==> flow/design.v <==
module cla(
		input  [3:0] A, B,
		input  CIN,
		output COUT,
		output [3:0] S
	);
	wire [3:0] P, G; 
	assign P = A ^ B;
	assign G = A & B;
	wire [3:0] CARRY;
	assign CARRY[0] = G[0] | (P[0] & CIN);																															 
	assign CARRY[1] = G[1] | (P[1] & G[0]) | (P[1] & P[0] & CIN);																							 
	assign CARRY[2] = G[2] | (P[2] & G[1]) | (P[2] & P[1] & G[0]) | (P[2] & P[1] & P[0] & CIN);													 
	assign CARRY[3] = G[3] | (P[3] & G[2]) | (P[3] & P[2] & G[1]) | (P[3] & P[2] & P[1] & G[0]) | (P[3] & P[2] & P[1] & P[0] & CIN);  
	assign COUT  = CARRY[3];
	assign S = P ^ {CARRY[2:0], CIN};
endmodule 
module cla_add(
		input  [23:0] A,B,
		input   CIN,
		output [23:0] OUT,
		output  OF
	);
	wire COUT0, COUT1, COUT2, COUT3, COUT4,COUT5;
	cla claalu_0(.A(A[ 3: 0]), .B(B[ 3: 0]^{4{CIN}}), .CIN(CIN),   .COUT(COUT0), .S(OUT[3:0]));
	cla claalu_1(.A(A[ 7: 4]), .B(B[ 7: 4]^{4{CIN}}), .CIN(COUT0), .COUT(COUT1), .S(OUT[7:4]));
	cla claalu_2(.A(A[11: 8]), .B(B[11: 8]^{4{CIN}}), .CIN(COUT1), .COUT(COUT2), .S(OUT[11:8]));
	cla claalu_3(.A(A[15:12]), .B(B[15:12]^{4{CIN}}), .CIN(COUT2), .COUT(COUT3), .S(OUT[15:12]));
	cla claalu_4(.A(A[19:16]),	.B(B[19:16]^{4{CIN}}), .CIN(COUT3), .COUT(COUT4), .S(OUT[19:16]));
	cla claalu_5(.A(A[23:20]),	.B(B[23:20]^{4{CIN}}), .CIN(COUT4), .COUT(COUT5), .S(OUT[23:20]));
	assign OF = COUT5;
endmodule 
module twos_cla(
		input  [3:0] B,
		input  CIN, 
		output COUT,
		output [3:0] S
	);
	wire [3:0] CARRY;
	assign CARRY[0] = (B[0] & CIN);								 
	assign CARRY[1] = (B[1] & B[0] & CIN);						 
	assign CARRY[2] = (B[2] & B[1] & B[0] & CIN);			 
	assign CARRY[3] = (B[3] & B[2] & B[1] & B[0] & CIN);	 
	assign COUT  = CARRY[3];
	assign S = (B ^ {CARRY[2:0], CIN});
endmodule 
module twoscomp(
		input  [23:0] B,
		output [23:0] OUT
	);
	wire COUT0, COUT1, COUT2, COUT3, COUT4;
	twos_cla t0(.B(~B[ 3: 0]), .CIN(1'b1),   .COUT(COUT0), .S(OUT[3:0]));
	twos_cla t1(.B(~B[ 7: 4]), .CIN(COUT0),  .COUT(COUT1), .S(OUT[7:4]));
	twos_cla t2(.B(~B[11: 8]), .CIN(COUT1),  .COUT(COUT2), .S(OUT[11:8]));
	twos_cla t3(.B(~B[15:12]), .CIN(COUT2),  .COUT(COUT3), .S(OUT[15:12]));
	twos_cla t4(.B(~B[19:16]), .CIN(COUT3),  .COUT(COUT4), .S(OUT[19:16]));
	twos_cla t5(.B(~B[23:20]), .CIN(COUT4),  .COUT(),      .S(OUT[23:20]));
endmodule 
module shifter(
		input  [23:0] IN,
		input  [7:0]  BY,
		input  NEG,				 
		output reg [23:0] OUT
	);
	wire COUT_INT;
	wire [7:0] BY_COMPL;
	twos_cla t_shft0(
		.B(~BY[3:0]), 
		.CIN(1'b1),   
		.COUT(COUT_INT), 
		.S(BY_COMPL[3:0])
	);
	twos_cla t_shft1(
		.B(~BY[7:4]), 
		.CIN(COUT_INT),   
		.COUT(), 
		.S(BY_COMPL[7:4])
	);
	always@(*) begin
		if (NEG == 1'b0) begin	 
			OUT = IN >> BY;
		end else begin					 
			OUT = IN >> BY_COMPL;
		end
	end
endmodule 
module normal(
			input  [23:0] IN,
			input  INOF,
			output reg [22:0] OUT,
			output reg [7:0] COUNT,
			output reg ZEROFLAG
	);
	always@(*) begin
		if (INOF == 1'b1) begin
			OUT   <= IN[23:1];	COUNT <= 8'b1;	  ZEROFLAG <= 1'b0;
		end else begin
			casez (IN)			
				24'b1???????????????????????:
					begin
						OUT <= IN[22:0];	COUNT <= 8'd0;  ZEROFLAG <= 1'b0;
					end 
				24'b01??????????????????????:
					begin
						OUT <= {IN[21:0], 1'b0};  COUNT <= -8'd1;  ZEROFLAG <= 1'b0;
					end
				24'b001?????????????????????:
					begin
						OUT <= {IN[20:0], 2'b0};  COUNT <= -8'd2;  ZEROFLAG <= 1'b0;
					end 
				24'b0001????????????????????:
					begin
						OUT <= {IN[19:0], 3'b0};  COUNT <= -8'd3;  ZEROFLAG <= 1'b0;
					end 
				24'b00001???????????????????:
					begin
						OUT <= {IN[18:0], 4'b0};  COUNT <= -8'd4;  ZEROFLAG <= 1'b0;
					end 
				24'b000001??????????????????:
					begin
						OUT <= {IN[17:0], 5'b0};  COUNT <= -8'd5;  ZEROFLAG <= 1'b0;
					end 
				24'b0000001?????????????????:
					begin
						OUT <= {IN[16:0], 6'b0};  COUNT <= -8'd6;  ZEROFLAG <= 1'b0;
					end 
				24'b00000001????????????????:
					begin
						OUT <= {IN[15:0], 7'b0};  COUNT <= -8'd7;  ZEROFLAG <= 1'b0;
					end 
				24'b000000001???????????????:
					begin
						OUT <= {IN[14:0], 8'b0};  COUNT <= -8'd8;  ZEROFLAG <= 1'b0;
					end 
				24'b0000000001??????????????:
					begin
						OUT <= {IN[13:0], 9'b0};  COUNT <= -8'd9;  ZEROFLAG <= 1'b0;
					end 
				24'b00000000001?????????????:
					begin
						OUT <= {IN[12:0], 10'b0};  COUNT <= -8'd10;  ZEROFLAG <= 1'b0;
					end 
				24'b000000000001????????????:
					begin
						OUT <= {IN[11:0], 11'b0};  COUNT <= -8'd11;  ZEROFLAG <= 1'b0;
					end 
				24'b0000000000001???????????:
					begin
						OUT <= {IN[10:0], 12'b0};  COUNT <= -8'd12;  ZEROFLAG <= 1'b0;
					end 
				24'b00000000000001??????????:
					begin
						OUT <= {IN[9:0], 13'b0};  COUNT <= -8'd13;  ZEROFLAG <= 1'b0;
					end 
				24'b000000000000001?????????:
					begin
						OUT <= {IN[8:0], 14'b0};  COUNT <= -8'd14;  ZEROFLAG <= 1'b0;
					end 
				24'b0000000000000001????????:
					begin
						OUT <= {IN[7:0], 15'b0};  COUNT <= -8'd15;  ZEROFLAG <= 1'b0;
					end 
				24'b00000000000000001???????:
					begin
						OUT <= {IN[6:0], 16'b0};  COUNT <= -8'd16;  ZEROFLAG <= 1'b0;
					end 
				24'b000000000000000001??????:
					begin
						OUT <= {IN[5:0], 17'b0};  COUNT <= -8'd17;  ZEROFLAG <= 1'b0;
					end 
				24'b0000000000000000001?????:
					begin
						OUT <= {IN[4:0], 18'b0};  COUNT <= -8'd18;  ZEROFLAG <= 1'b0;
					end 
				24'b00000000000000000001????:
					begin
						OUT <= {IN[3:0], 19'b0};  COUNT <= -8'd19;  ZEROFLAG <= 1'b0;
					end 
				24'b000000000000000000001???:
					begin
						OUT <= {IN[2:0], 20'b0};  COUNT <= -8'd20;  ZEROFLAG <= 1'b0;
					end 
				24'b0000000000000000000001??:
					begin
						OUT <= {IN[1:0], 21'b0};  COUNT <= -8'd21;  ZEROFLAG <= 1'b0;
					end 
				24'b00000000000000000000001?:
					begin
						OUT <= {IN[0], 22'b0};  COUNT <= -8'd22;  ZEROFLAG <= 1'b0;
					end
				24'b000000000000000000000001:
					begin
						OUT <= {23'b0};  COUNT <= -8'd23;  ZEROFLAG <= 1'b0;
					end
				default:
					begin
						OUT <= {23'b0};  COUNT <= -8'd24;  ZEROFLAG <= 1'b1;
					end 
			endcase
		end
	end
endmodule 
module alu(
		input  FPUCLK,
		input  [31:0] A, B,
		input  [2:0]  CTRL,
		output reg [31:0] OUT
	);
	reg [23:0] APP0, APP1, BPP0, BPP1, RESM;	 
	reg [31:0] OUT0;
	reg ASIGN0, ASIGN1, BSIGN0, BSIGN1, SIGN, OF0;
	reg [2:0]  CTRL1, CTRL2, CTRL3;
	reg [7:0] EXPONENT;
	reg  EXPCIN;				 
	wire [7:0] EXPDIF_w;		 
	wire COUT_EX, COUT_EX1;
	reg [7:0]  EXPCARRY0, EXPCARRY1;						 
	reg  EXPZFLAG0, EXPZFLAG1, EXPZFLAG2;
	cla claexp_0(.A(A[26:23]), .B(B[26:23]^{4{EXPCIN}}), .CIN(EXPCIN),  .COUT(COUT_EX), .S(EXPDIF_w[3:0]));	
	cla claexp_1(.A(A[30:27]),	.B(B[30:27]^{4{EXPCIN}}), .CIN(COUT_EX), .COUT(COUT_EX1), .S(EXPDIF_w[7:4]));
	reg [7:0] EXPDIF0;
	reg EXPLT0;					 
	reg [7:0] AEXP0, BEXP0;		 
	reg [23:0] TBSHIFTED;
	wire [23:0] SHIFTOUT_w;
	shifter shift_0(.IN(TBSHIFTED), .BY(EXPDIF0), .NEG(EXPLT0), .OUT(SHIFTOUT_w));
	reg  [23:0] A_ALUIN, B_ALUIN;
	wire [23:0] ALUOUT;
	reg ALUCIN;
	wire OVERFLOW;
	cla_add cla_add0(
		.A(A_ALUIN),
		.B(B_ALUIN),
		.CIN(ALUCIN),
		.OUT(ALUOUT),
		.OF(OVERFLOW)
	);
	wire [23:0] TWOSOUT;
	twoscomp twosconv0(
		.B(ALUOUT),
		.OUT(TWOSOUT)
	);
	wire [22:0] NORMOUT;
	wire NORMFLAG, NORMZERO;
	wire [7:0] NORM_SHIFT;
	normal normalize0(
		.IN(RESM),
		.INOF(OF0),
		.OUT(NORMOUT),
		.COUNT(NORM_SHIFT),
		.ZEROFLAG(NORMZERO)
	);
	wire COUT_SRES;
	wire [7:0] EXPSRES;
	cla clasresexp_0(.A(EXPCARRY1[3:0]),	.B(NORM_SHIFT[3:0]), .CIN(1'b0),      .COUT(COUT_SRES), .S(EXPSRES[3:0]));
	cla clasresexp_1(.A(EXPCARRY1[7:4]),	.B(NORM_SHIFT[7:4]), .CIN(COUT_SRES), .COUT(),          .S(EXPSRES[7:4]));
	parameter ADD = 3'b000, SUB = 3'b001;
	always@(*) begin
		if (CTRL == ADD | CTRL == SUB) begin
			EXPCIN <= 1'b1;
		end else begin
			EXPCIN <= 1'b0;
		end
		if (CTRL1 == ADD | CTRL1 == SUB) begin			
			if (EXPLT0 == 1'b0) begin			 
				TBSHIFTED <= BPP0;
			end else begin								 
				TBSHIFTED <= APP0;		
			end
		end else begin
			TBSHIFTED <= 24'bX;
		end
		if (CTRL2 == ADD) begin		
			if (((ASIGN1 == 1'b0) & (BSIGN1 == 1'b0)) | ((ASIGN1 == 1'b1) & (BSIGN1 == 1'b1))) begin 	 
				A_ALUIN <= APP1;
				B_ALUIN <= BPP1;
				ALUCIN  <= 1'b0;
			end else if ((ASIGN1 == 1'b0) & (BSIGN1 == 1'b1)) begin
				A_ALUIN <= APP1;	 
				B_ALUIN <= BPP1;
				ALUCIN  <= 1'b1;
			end else if ((ASIGN1 == 1'b1) & (BSIGN1 == 1'b0)) begin
				A_ALUIN <= BPP1;	 
				B_ALUIN <= APP1;
				ALUCIN  <= 1'b1;				
			end else begin
				A_ALUIN <= 24'bX;
				B_ALUIN <= 24'bX;
				ALUCIN  <= 1'bX;
			end			
		end else if (CTRL2 == SUB) begin
			if (((ASIGN1 == 1'b0) & (BSIGN1 == 1'b1)) | ((ASIGN1 == 1'b1) & (BSIGN1 == 1'b0))) begin 	 
				A_ALUIN <= APP1;
				B_ALUIN <= BPP1;
				ALUCIN  <= 1'b0;				
			end else if ((ASIGN1 == 1'b0) & (BSIGN1 == 1'b0)) begin
				A_ALUIN <= APP1;	 
				B_ALUIN <= BPP1;
				ALUCIN  <= 1'b1;				
			end else if ((ASIGN1 == 1'b1) & (BSIGN1 == 1'b1)) begin
				A_ALUIN <= BPP1;	 
				B_ALUIN <= APP1;
				ALUCIN  <= 1'b1;
			end else begin
				A_ALUIN <= 24'bX;
				B_ALUIN <= 24'bX;
				ALUCIN  <= 1'bX;
			end	
		end else begin
			A_ALUIN <= 24'bX;
			B_ALUIN <= 24'bX;
			ALUCIN  <= 1'bX;
		end
		if ((CTRL3 == ADD)|(CTRL3 == SUB)) begin
			if ((EXPZFLAG2 == 1'b1) & (NORMZERO == 1'b1)) begin
				EXPONENT <= 8'b0;
			end else begin
				EXPONENT <= EXPSRES;
			end
		end else begin
			EXPONENT <= EXPSRES;			 
		end
	end
	always@(posedge FPUCLK) begin		
		if (CTRL == ADD | CTRL == SUB) begin
			APP0    <= {1'b1,A[22:0]};
			BPP0    <= {1'b1,B[22:0]};
			ASIGN0  <= A[31];
			BSIGN0  <= B[31];
			EXPDIF0 <= EXPDIF_w;
			EXPLT0  <= ~COUT_EX1;
			AEXP0   <= A[30:23];
			BEXP0   <= B[30:23];
			CTRL1	  <= CTRL;
			if (EXPDIF_w == 8'b0) begin
				EXPZFLAG0 <= 1'b1;
			end else begin
				EXPZFLAG0 <= 1'b0;
			end
		end
		if (CTRL1 == ADD | CTRL1 == SUB) begin
			EXPZFLAG1 <= EXPZFLAG0;
			CTRL2  <= CTRL1;					
			ASIGN1 <= ASIGN0;
			BSIGN1 <= BSIGN0;
			if (EXPLT0 == 1'b0) begin			 
				APP1      <= APP0;
				BPP1      <= SHIFTOUT_w;
				EXPCARRY0  <= AEXP0; 
			end else begin									 
				APP1  	 <= SHIFTOUT_w;
				BPP1      <= BPP0;
				EXPCARRY0  <= BEXP0;					
			end
		end
		if (CTRL2 == ADD) begin
			EXPZFLAG2 <= EXPZFLAG1;
			CTRL3 <= CTRL2;
			if (((ASIGN1 == 1'b0) & (BSIGN1 == 1'b0)) | ((ASIGN1 == 1'b1) & (BSIGN1 == 1'b1))) begin 	 
				RESM <= ALUOUT;
				OF0  <= OVERFLOW;
				EXPCARRY1 <= EXPCARRY0;
				SIGN <= ASIGN1;
			end else if ((ASIGN1 == 1'b0) & (BSIGN1 == 1'b1)) begin
				if (OVERFLOW == 1'b0) begin
					RESM <= TWOSOUT;
				end else begin
					RESM <= ALUOUT;
				end
				OF0 <= 1'b0;
				EXPCARRY1 <= EXPCARRY0;
				SIGN <= ~OVERFLOW;
			end else if ((ASIGN1 == 1'b1) & (BSIGN1 == 1'b0)) begin
				if (OVERFLOW == 1'b0) begin
					RESM <= TWOSOUT;
				end else begin
					RESM <= ALUOUT;
				end
				OF0 <= 1'b0;
				EXPCARRY1 <= EXPCARRY0;
				SIGN <= ~OVERFLOW;
			end
		end else if (CTRL2 == SUB) begin
			CTRL3 <= CTRL2;
			EXPZFLAG2 <= EXPZFLAG1;
			if (((ASIGN1 == 1'b0) & (BSIGN1 == 1'b1)) | ((ASIGN1 == 1'b1) & (BSIGN1 == 1'b0))) begin 	 
				RESM <= ALUOUT;
				OF0 <= OVERFLOW;
				EXPCARRY1 <= EXPCARRY0;
				SIGN <= ASIGN1;
			end else if ((ASIGN1 == 1'b0) & (BSIGN1 == 1'b0)) begin
				if (OVERFLOW == 1'b0) begin
					RESM <= TWOSOUT;
				end else begin
					RESM <= ALUOUT;
				end
				OF0 <= 1'b0;
				EXPCARRY1 <= EXPCARRY0;
				SIGN <= ~OVERFLOW;
			end else if ((ASIGN1 == 1'b1) & (BSIGN1 == 1'b1)) begin
				if (OVERFLOW == 1'b0) begin
					RESM <= TWOSOUT;
				end else begin
					RESM <= ALUOUT;
				end
				OF0 <= 1'b0;
				EXPCARRY1 <= EXPCARRY0;
				SIGN <= ~OVERFLOW;
			end
		end
		if ((CTRL3 == ADD)|(CTRL3 == SUB)) begin
			OUT <= {SIGN, EXPONENT, NORMOUT};
		end
	end
endmodule 
Step by step through the tools: alu
The steps from the RTL of alu to its reports follow in flow order.
Lines are those of the file above, counted from 1.
Operators carry their Yosys type and port widths (W data, S select, Z words).
Cell names lack the library's common part.
{"block": "setup", "top": "alu", "clk_port": "FPUCLK", "cell_library": "sky130hd", "pvt_corner": "tt_025C_1v80"}

After elaboration
Counts by Yosys on the flattened word-level netlist (proc, flatten, opt, wreduce; memories kept). Register bits leave out memories and registers merged into their read ports (data or address). Print and check cells are left out.
{"block": "word_totals", "elab_cells": 511, "latch_bits": 0, "romBits": 0, "ramBits": 0, "output_inout_bits": 32, "memories": 0, "regBits": 209, "in_bits": 68, "clocked_rd_ports_x_width": 0}
{"block": "op_classes", "n_cmp": 0, "n_mux": 75, "shift": 2, "addsub": 0, "multipliers": 0, "div": 0, "n_logic": 370, "reduce_and_logical": 9, "equal": 28}
{"block": "op_table", "op": "$mux W24", "n": 27}
{"block": "op_table", "op": "$pmux W23 S23", "n": 1}
{"block": "op_table", "op": "$and A1 B1 Y1", "n": 215}
{"block": "op_table", "op": "$pmux W8 S24", "n": 1}
{"block": "op_table", "op": "$xor A4 B4 Y4", "n": 36}
{"block": "op_table", "op": "$or A1 B1 Y1", "n": 97}
{"block": "op_table", "op": "$mux W23", "n": 4}
{"block": "op_table", "op": "$mux W8", "n": 10}
{"block": "op_table", "op": "$shr A24 B8 Y24", "n": 2}
{"block": "op_table", "op": "$and A4 B4 Y4", "n": 9}
{"block": "op_table", "op": "$not A4 Y4", "n": 8}
{"block": "op_table", "op": "$mux W1", "n": 30}
{"block": "op_table", "op": "$eq A24 B1 Y1 const B", "n": 1}
{"block": "op_table", "op": "$reduce_or A24 Y1", "n": 1}
{"block": "op_table", "op": "$eq A23 B1 Y1 const B", "n": 1}
{"block": "op_table", "op": "$eq A22 B1 Y1 const B", "n": 1}
{"block": "op_table", "op": "$eq A21 B1 Y1 const B", "n": 1}
{"block": "op_table", "op": "$eq A20 B1 Y1 const B", "n": 1}
{"block": "op_table", "op": "$eq A19 B1 Y1 const B", "n": 1}
{"block": "op_table", "op": "$eq A18 B1 Y1 const B", "n": 1}
{"block": "op_table", "op": "$eq A17 B1 Y1 const B", "n": 1}
{"block": "op_table", "op": "$eq A16 B1 Y1 const B", "n": 1}
{"block": "op_table", "op": "$eq A15 B1 Y1 const B", "n": 1}
{"block": "op_table", "op": "$eq A3 B1 Y1 const B", "n": 5}
{"block": "op_table", "op": "$eq A14 B1 Y1 const B", "n": 1}
{"block": "op_table", "op": "$eq A13 B1 Y1 const B", "n": 1}
{"block": "op_table", "op": "$eq A12 B1 Y1 const B", "n": 1}
{"block": "op_table", "op": "$logic_not A3 Y1", "n": 4}
Not listed: further kinds 17, cells in them 21.

Logic depth
Longest topological path by Yosys (ltp), each cell counted once; first at word level (registers and memories cut), then after technology mapping (sequential cells cut; the memories' decode and read muxes count).
{"block": "logic_depth", "depth_word": 35, "ABC_AREA": 0, "mapped_depth": 26, "ltp_nobuf": 23}

After synthesis
Source: synth_stat.txt of the flow (Yosys; design flattened, memories mapped). It holds for the ABC_AREA given above (unset counts as 0); a run with the other value may have another netlist.
{"block": "by_type", "cell_type": "edfxtp_1", "n": 208, "area_total_um2": 6245.99}
{"block": "by_type", "cell_type": "nand2_1", "n": 190, "area_total_um2": 713.184}
{"block": "by_type", "cell_type": "ha_1", "n": 51, "area_total_um2": 638.112}
{"block": "by_type", "cell_type": "a21oi_1", "n": 107, "area_total_um2": 535.514}
{"block": "by_type", "cell_type": "mux2_2", "n": 45, "area_total_um2": 506.736}
{"block": "by_type", "cell_type": "nor2_1", "n": 123, "area_total_um2": 461.693}
{"block": "by_type", "cell_type": "o21ai_0", "n": 85, "area_total_um2": 425.408}
{"block": "by_type", "cell_type": "clkbuf_1", "n": 103, "area_total_um2": 386.621}
{"block": "by_type", "cell_type": "mux4_2", "n": 15, "area_total_um2": 337.824}
{"block": "by_type", "cell_type": "xnor2_1", "n": 30, "area_total_um2": 262.752}
{"block": "by_type", "cell_type": "o31ai_1", "n": 32, "area_total_um2": 240.23}
{"block": "by_type", "cell_type": "a22o_1", "n": 26, "area_total_um2": 227.718}
{"block": "by_type", "cell_type": "a222oi_1", "n": 22, "area_total_um2": 220.211}
{"block": "by_type", "cell_type": "xor2_1", "n": 25, "area_total_um2": 218.96}
{"block": "by_type", "cell_type": "mux2i_1", "n": 18, "area_total_um2": 180.173}
{"block": "by_type", "cell_type": "a22oi_1", "n": 22, "area_total_um2": 165.158}
{"block": "by_type", "cell_type": "nand3_1", "n": 33, "area_total_um2": 165.158}
{"block": "by_type", "cell_type": "fa_1", "n": 8, "area_total_um2": 160.154}
Not listed: further types 69, cells in them 318.
{"block": "synth_totals", "buf_cells": 121, "seqArea_um2": 6246.0, "mapped_cells": 1461, "ffs": 208, "area_um2": 14381.3}
The figures by module come from a second, unflattened synthesis with its own total; it is not the netlist above.
{"block": "hier_totals", "cells_unflattened": 1346, "hier_area_um2": 14858.0}
Each row is one instance without its submodules.
{"block": "by_module", "mod": "alu", "cells": 420, "mod_area_um2": 8328.0, "mod_seq_area_um2": 6246.0, "instances": 1}
{"block": "by_module", "mod": "normal", "cells": 496, "mod_area_um2": 2907.8, "mod_seq_area_um2": 0.0, "instances": 1}
{"block": "by_module", "mod": "shifter", "cells": 174, "mod_area_um2": 1442.6, "mod_seq_area_um2": 0.0, "instances": 1}
{"block": "by_module", "mod": "cla", "cells": 14, "mod_area_um2": 136.4, "mod_seq_area_um2": 0.0, "instances": 10}
{"block": "by_module", "mod": "twos_cla", "cells": 8, "mod_area_um2": 57.6, "mod_seq_area_um2": 0.0, "instances": 8}
{"block": "by_module", "mod": "cla_add", "cells": 27, "mod_area_um2": 261.5, "mod_seq_area_um2": 0.0, "instances": 1}
{"block": "by_module", "mod": "twoscomp", "cells": 25, "mod_area_um2": 93.8, "mod_seq_area_um2": 0.0, "instances": 1}

Path before layout
Source: OpenSTA report_checks on the synthesized netlist (no wires, ideal clock, input and output delay 20% of the period each), path of least setup slack; recovery checks are left aside. Register names are those of the netlist, which keeps one name where synthesis merged equal registers.
{"block": "synth_timing", "path_type": "input to register", "start": "input port CTRL[1]", "end": "register EXPZFLAG0", "t_required_ns": 5.333, "tclk_ns": 5.5, "t_first_pin_ns": 1.100, "delay_ns": 6.632, "setup_ns": 0.167, "in_delay_ns": 1.100, "path_buffers": 0, "t_arrival_ns": 7.565, "stages": 13, "setup_slack_ns": -2.232, "period_less_setup_slack_ns": 7.732}
"delay_ns" = arrival - input delay + setup time.
"stages" counts driving pins, that of a launching flip-flop among them; a cell with two outputs on the path counts twice.
"period_less_setup_slack_ns" = period - worst setup slack (recovery checks aside). The figure is calculated, with input and output delays left at 20% of the set period.
{"block": "synth_between", "path_cell_list": "nor2_1 > xor2_1 > ha_1 > nor3b_1 > o21a_1 > o21a_1 > o21ai_0 > and2_1 > fa_1 > inv_1 > nor3_1 > or4b_2 > a211oi_1", "cells_between": 55, "classes_between": "eq/ne (1); mux (2); logic (50); reduce/logical (2)"}
{"block": "synth_lines", "element": "from (decl)", "line_no": 206, "source": "input [2:0] CTRL,"}
{"block": "synth_lines", "element": "to (assign)", "line_no": 336, "source": "EXPZFLAG0 <= 1'b1;"}
{"block": "synth_lines", "element": "to (assign)", "line_no": 338, "source": "EXPZFLAG0 <= 1'b0;"}
{"block": "synth_lines", "element": "to (decl)", "line_no": 218, "source": "reg EXPZFLAG0, EXPZFLAG1, EXPZFLAG2;"}
No chain of elaborated cells between the ends is given.
Some nets on the timed path still bear RTL names; the line given drives or declares the net.
{"block": "synth_nets", "net": "EXPDIF_w[4]", "line_no": 16, "source": "assign S = P ^ {CARRY[2:0], CIN};"}

Worst path after layout
From the final timing report of flow run A: the path of least setup slack in the routed layout; clock arrival at registers is part of the times.
{"block": "layout_timing", "path_type": "register to register", "start": "register BSIGN1", "end": "register RESM[23]", "path_buffers": 1, "tclk_ns": 6.92, "t_arrival_ns": 6.62, "setup_ns": 0.26, "t_first_pin_ns": 0.55, "stages": 23, "setup_slack_ns": 0.59, "t_required_ns": 7.22}
The rows between start and end are the longest chain of elaborated cells between them; the timing report does not say that the signal goes this way. Where chains are equally long, one stands for them.
Each line given opens the expression or statement behind the cell; cells for indexed reads and writes are added by Yosys, which also makes memories of some case tables.
At most two assigning lines are given for a register; there are more.
The path ends at the data pin of a flip-flop with enable; ways to the enable are not counted.
{"block": "layout_between", "path_cell_list": "edfxtp_1 > inv_1 > ha_1 > mux2_4 > nand2b_2 > buf_4 > nor2_1 > a21oi_1 > o31ai_1 > ha_1 > or2_2 > a221oi_1 > o21ai_0 > o31ai_2 > nand2_1 > a21o_1 > a21o_1 > fa_1 > xor2_1 > nor2_1 > o2111ai_1 > and2_0 > or4_1", "elab_chain_len": 35, "cells_between": 249, "classes_between": "mux (33); logic (216)"}
{"block": "layout_lines", "element": "from (decl)", "line_no": 211, "source": "reg ASIGN0, ASIGN1, BSIGN0, BSIGN1, SIGN, OF0;"}
{"block": "layout_lines", "element": "from (assign)", "line_no": 345, "source": "BSIGN1 <= BSIGN0;"}
{"block": "layout_lines", "element": "$and A1 B1 Y1", "line_no": 300, "source": "end else if ((ASIGN1 == 1'b1) & (BSIGN1 == 1'b1)) begin"}
{"block": "layout_lines", "element": "$mux W24", "line_no": 300}
{"block": "layout_lines", "element": "$mux W24", "line_no": 296, "source": "end else if ((ASIGN1 == 1'b0) & (BSIGN1 == 1'b0)) begin"}
{"block": "layout_lines", "element": "$mux W24", "line_no": 292, "source": "if (((ASIGN1 == 1'b0) & (BSIGN1 == 1'b1)) | ((ASIGN1 == 1'b1) & (BSIGN1 == 1'b0))) begin"}
{"block": "layout_lines", "element": "$mux W24", "line_no": 291, "source": "end else if (CTRL2 == SUB) begin"}
{"block": "layout_lines", "element": "$mux W24", "line_no": 273, "source": "if (CTRL2 == ADD) begin"}
{"block": "layout_lines", "element": "$xor A4 B4 Y4", "line_no": 25, "source": "cla claalu_0(.A(A[ 3: 0]), .B(B[ 3: 0]^{4{CIN}}), .CIN(CIN), .COUT(COUT0), .S(OUT[3:0]));"}
{"block": "layout_lines", "element": "[21 not listed]"}
{"block": "layout_lines", "element": "$xor A4 B4 Y4", "line_no": 45, "source": "assign S = (B ^ {CARRY[2:0], CIN});"}
{"block": "layout_lines", "element": "$mux W24", "line_no": 401, "source": "if (OVERFLOW == 1'b0) begin"}
{"block": "layout_lines", "element": "$mux W24", "line_no": 400, "source": "end else if ((ASIGN1 == 1'b1) & (BSIGN1 == 1'b1)) begin"}
{"block": "layout_lines", "element": "$mux W24", "line_no": 391, "source": "end else if ((ASIGN1 == 1'b0) & (BSIGN1 == 1'b0)) begin"}
{"block": "layout_lines", "element": "$mux W24", "line_no": 386, "source": "if (((ASIGN1 == 1'b0) & (BSIGN1 == 1'b1)) | ((ASIGN1 == 1'b1) & (BSIGN1 == 1'b0))) begin"}
{"block": "layout_lines", "element": "$mux W24", "line_no": 383, "source": "end else if (CTRL2 == SUB) begin"}
{"block": "layout_lines", "element": "$mux W24", "line_no": 356, "source": "if (CTRL2 == ADD) begin"}
{"block": "layout_lines", "element": "to (assign)", "line_no": 360, "source": "RESM <= ALUOUT;"}
{"block": "layout_lines", "element": "to (assign)", "line_no": 366, "source": "RESM <= TWOSOUT;"}
{"block": "layout_lines", "element": "to (decl)", "line_no": 209, "source": "reg [23:0] APP0, APP1, BPP0, BPP1, RESM;"}

FLOW RESULTS
============

Record of 3 stored runs of the RTL-to-layout flow on alu, platform sky130hd. The runs are unordered. Constraints: input delay and output delay 20% of the set period each, output load 0.01 pF.
"period_reached_ns" means the clock period less the worst setup slack. The figure is calculated, with input and output delays left at 20% of the set period.
"worst_path_time_ns" is the time allowed to the run's worst setup path (the clock period less input and output delay, where it has them) less its slack. Clock arrival times count: a late capture clock shortens it, a late launch clock lengthens it.
"power_uw": no workload was simulated; the value follows from the tool's default switching activity.

Flow run A
==> flow/run.sh <==
#!/bin/bash
# the make line also repeats the synthesis and layout settings of config.mk as NAME=value (left out here)
make -C /OpenROAD-flow-scripts/flow DESIGN_CONFIG=/design/flow/config.mk WORK_HOME=/design/flow/orfs CLKGATE_MAP_FILE= finish
==> flow/config.mk <==
export PLATFORM = sky130hd
export DESIGN_NAME = alu
export DESIGN_NICKNAME = alu
export VERILOG_FILES = /design/flow/design.v
export SDC_FILE = /design/flow/constraint.sdc
export NUM_CORES = 4
export LEC_CHECK = 0
export CAP_MARGIN = 20
export CELL_PAD_IN_SITES_DETAIL_PLACEMENT = 2
export CELL_PAD_IN_SITES_GLOBAL_PLACEMENT = 1
export CORE_MARGIN = 2
export CORE_UTILIZATION = 40
export CTS_CLUSTER_SIZE = 41
export HOLD_SLACK_MARGIN = -0.07
export MAX_ROUTING_LAYER = met4
export PLACE_DENSITY_LB_ADDON = 0.13
export SETUP_SLACK_MARGIN = 0.02
export SLEW_MARGIN = 20
==> flow/constraint.sdc <==
create_clock -name core_clock -period 6.92 [get_ports {FPUCLK}]
set_input_delay 1.3840 -clock core_clock [delete_from_list [all_inputs] [get_ports {FPUCLK}]]
set_output_delay 1.3840 -clock core_clock [all_outputs]
set_load 0.01 [all_outputs]

==> results of flow run A, as JSON <==
{
  "setup_ws_ns": 0.594,
  "timing.setup.tns_ns": 0.000,
  "die_um2": 37486.8,
  "power_uw": 6207,
  "period_reached_ns": 6.326,
  "post_synth_area_um2": 14381.3,
  "worst_path_time_ns": 6.33,
  "critical_path_type": "register to register",
  "finalUtil_pct": 47.0
}

Flow run B
==> flow/run.sh <==
#!/bin/bash
# the make line also repeats the synthesis and layout settings of config.mk as NAME=value (left out here)
make -C /OpenROAD-flow-scripts/flow DESIGN_CONFIG=/design/flow/config.mk WORK_HOME=/design/flow/orfs CLKGATE_MAP_FILE= finish
==> flow/config.mk <==
export PLATFORM = sky130hd
export DESIGN_NAME = alu
export DESIGN_NICKNAME = alu
export VERILOG_FILES = /design/flow/design.v
export SDC_FILE = /design/flow/constraint.sdc
export NUM_CORES = 4
export LEC_CHECK = 0
export CAP_MARGIN = 15
export CORE_MARGIN = 5
export CORE_UTILIZATION = 49
export CTS_CLUSTER_DIAMETER = 187
export CTS_CLUSTER_SIZE = 79
export GPL_TIMING_DRIVEN = 0
export MAX_ROUTING_LAYER = met4
export PLACE_DENSITY_LB_ADDON = 0.29
export SLEW_MARGIN = 20
==> flow/constraint.sdc <==
create_clock -name core_clock -period 4.94 [get_ports {FPUCLK}]
set_input_delay 0.9880 -clock core_clock [delete_from_list [all_inputs] [get_ports {FPUCLK}]]
set_output_delay 0.9880 -clock core_clock [all_outputs]
set_load 0.01 [all_outputs]

==> results of flow run B, as JSON <==
{
  "die_um2": 32875.1,
  "setup_ws_ns": -0.339,
  "worst_path_time_ns": 5.28,
  "critical_path_type": "register to register",
  "finalUtil_pct": 59.9,
  "timing.setup.tns_ns": -1.076,
  "period_reached_ns": 5.279,
  "power_uw": 8131,
  "post_synth_area_um2": 14381.3
}

Flow run C
==> flow/run.sh <==
#!/bin/bash
# the make line also repeats the synthesis and layout settings of config.mk as NAME=value (left out here)
make -C /OpenROAD-flow-scripts/flow DESIGN_CONFIG=/design/flow/config.mk WORK_HOME=/design/flow/orfs CLKGATE_MAP_FILE= finish
==> flow/config.mk <==
export PLATFORM = sky130hd
export DESIGN_NAME = alu
export DESIGN_NICKNAME = alu
export VERILOG_FILES = /design/flow/design.v
export SDC_FILE = /design/flow/constraint.sdc
export NUM_CORES = 4
export LEC_CHECK = 0
export CAP_MARGIN = 20
export CELL_PAD_IN_SITES_DETAIL_PLACEMENT = 2
export CELL_PAD_IN_SITES_GLOBAL_PLACEMENT = 1
export CORE_MARGIN = 2
export CORE_UTILIZATION = 42
export CTS_CLUSTER_DIAMETER = 386
export GPL_ROUTABILITY_DRIVEN = 1
export GPL_TIMING_DRIVEN = 1
export MIN_ROUTING_LAYER = met2
export SLEW_MARGIN = 10
==> flow/constraint.sdc <==
create_clock -name core_clock -period 7.83 [get_ports {FPUCLK}]
set_input_delay 1.5660 -clock core_clock [delete_from_list [all_inputs] [get_ports {FPUCLK}]]
set_output_delay 1.5660 -clock core_clock [all_outputs]
set_load 0.01 [all_outputs]

==> results of flow run C, as JSON <==
{
  "timing.setup.tns_ns": 0.000,
  "finalUtil_pct": 49.5,
  "worst_path_time_ns": 6.97,
  "critical_path_type": "register to register",
  "die_um2": 35738.0,
  "period_reached_ns": 6.966,
  "power_uw": 5624,
  "setup_ws_ns": 0.864,
  "post_synth_area_um2": 14381.3
}
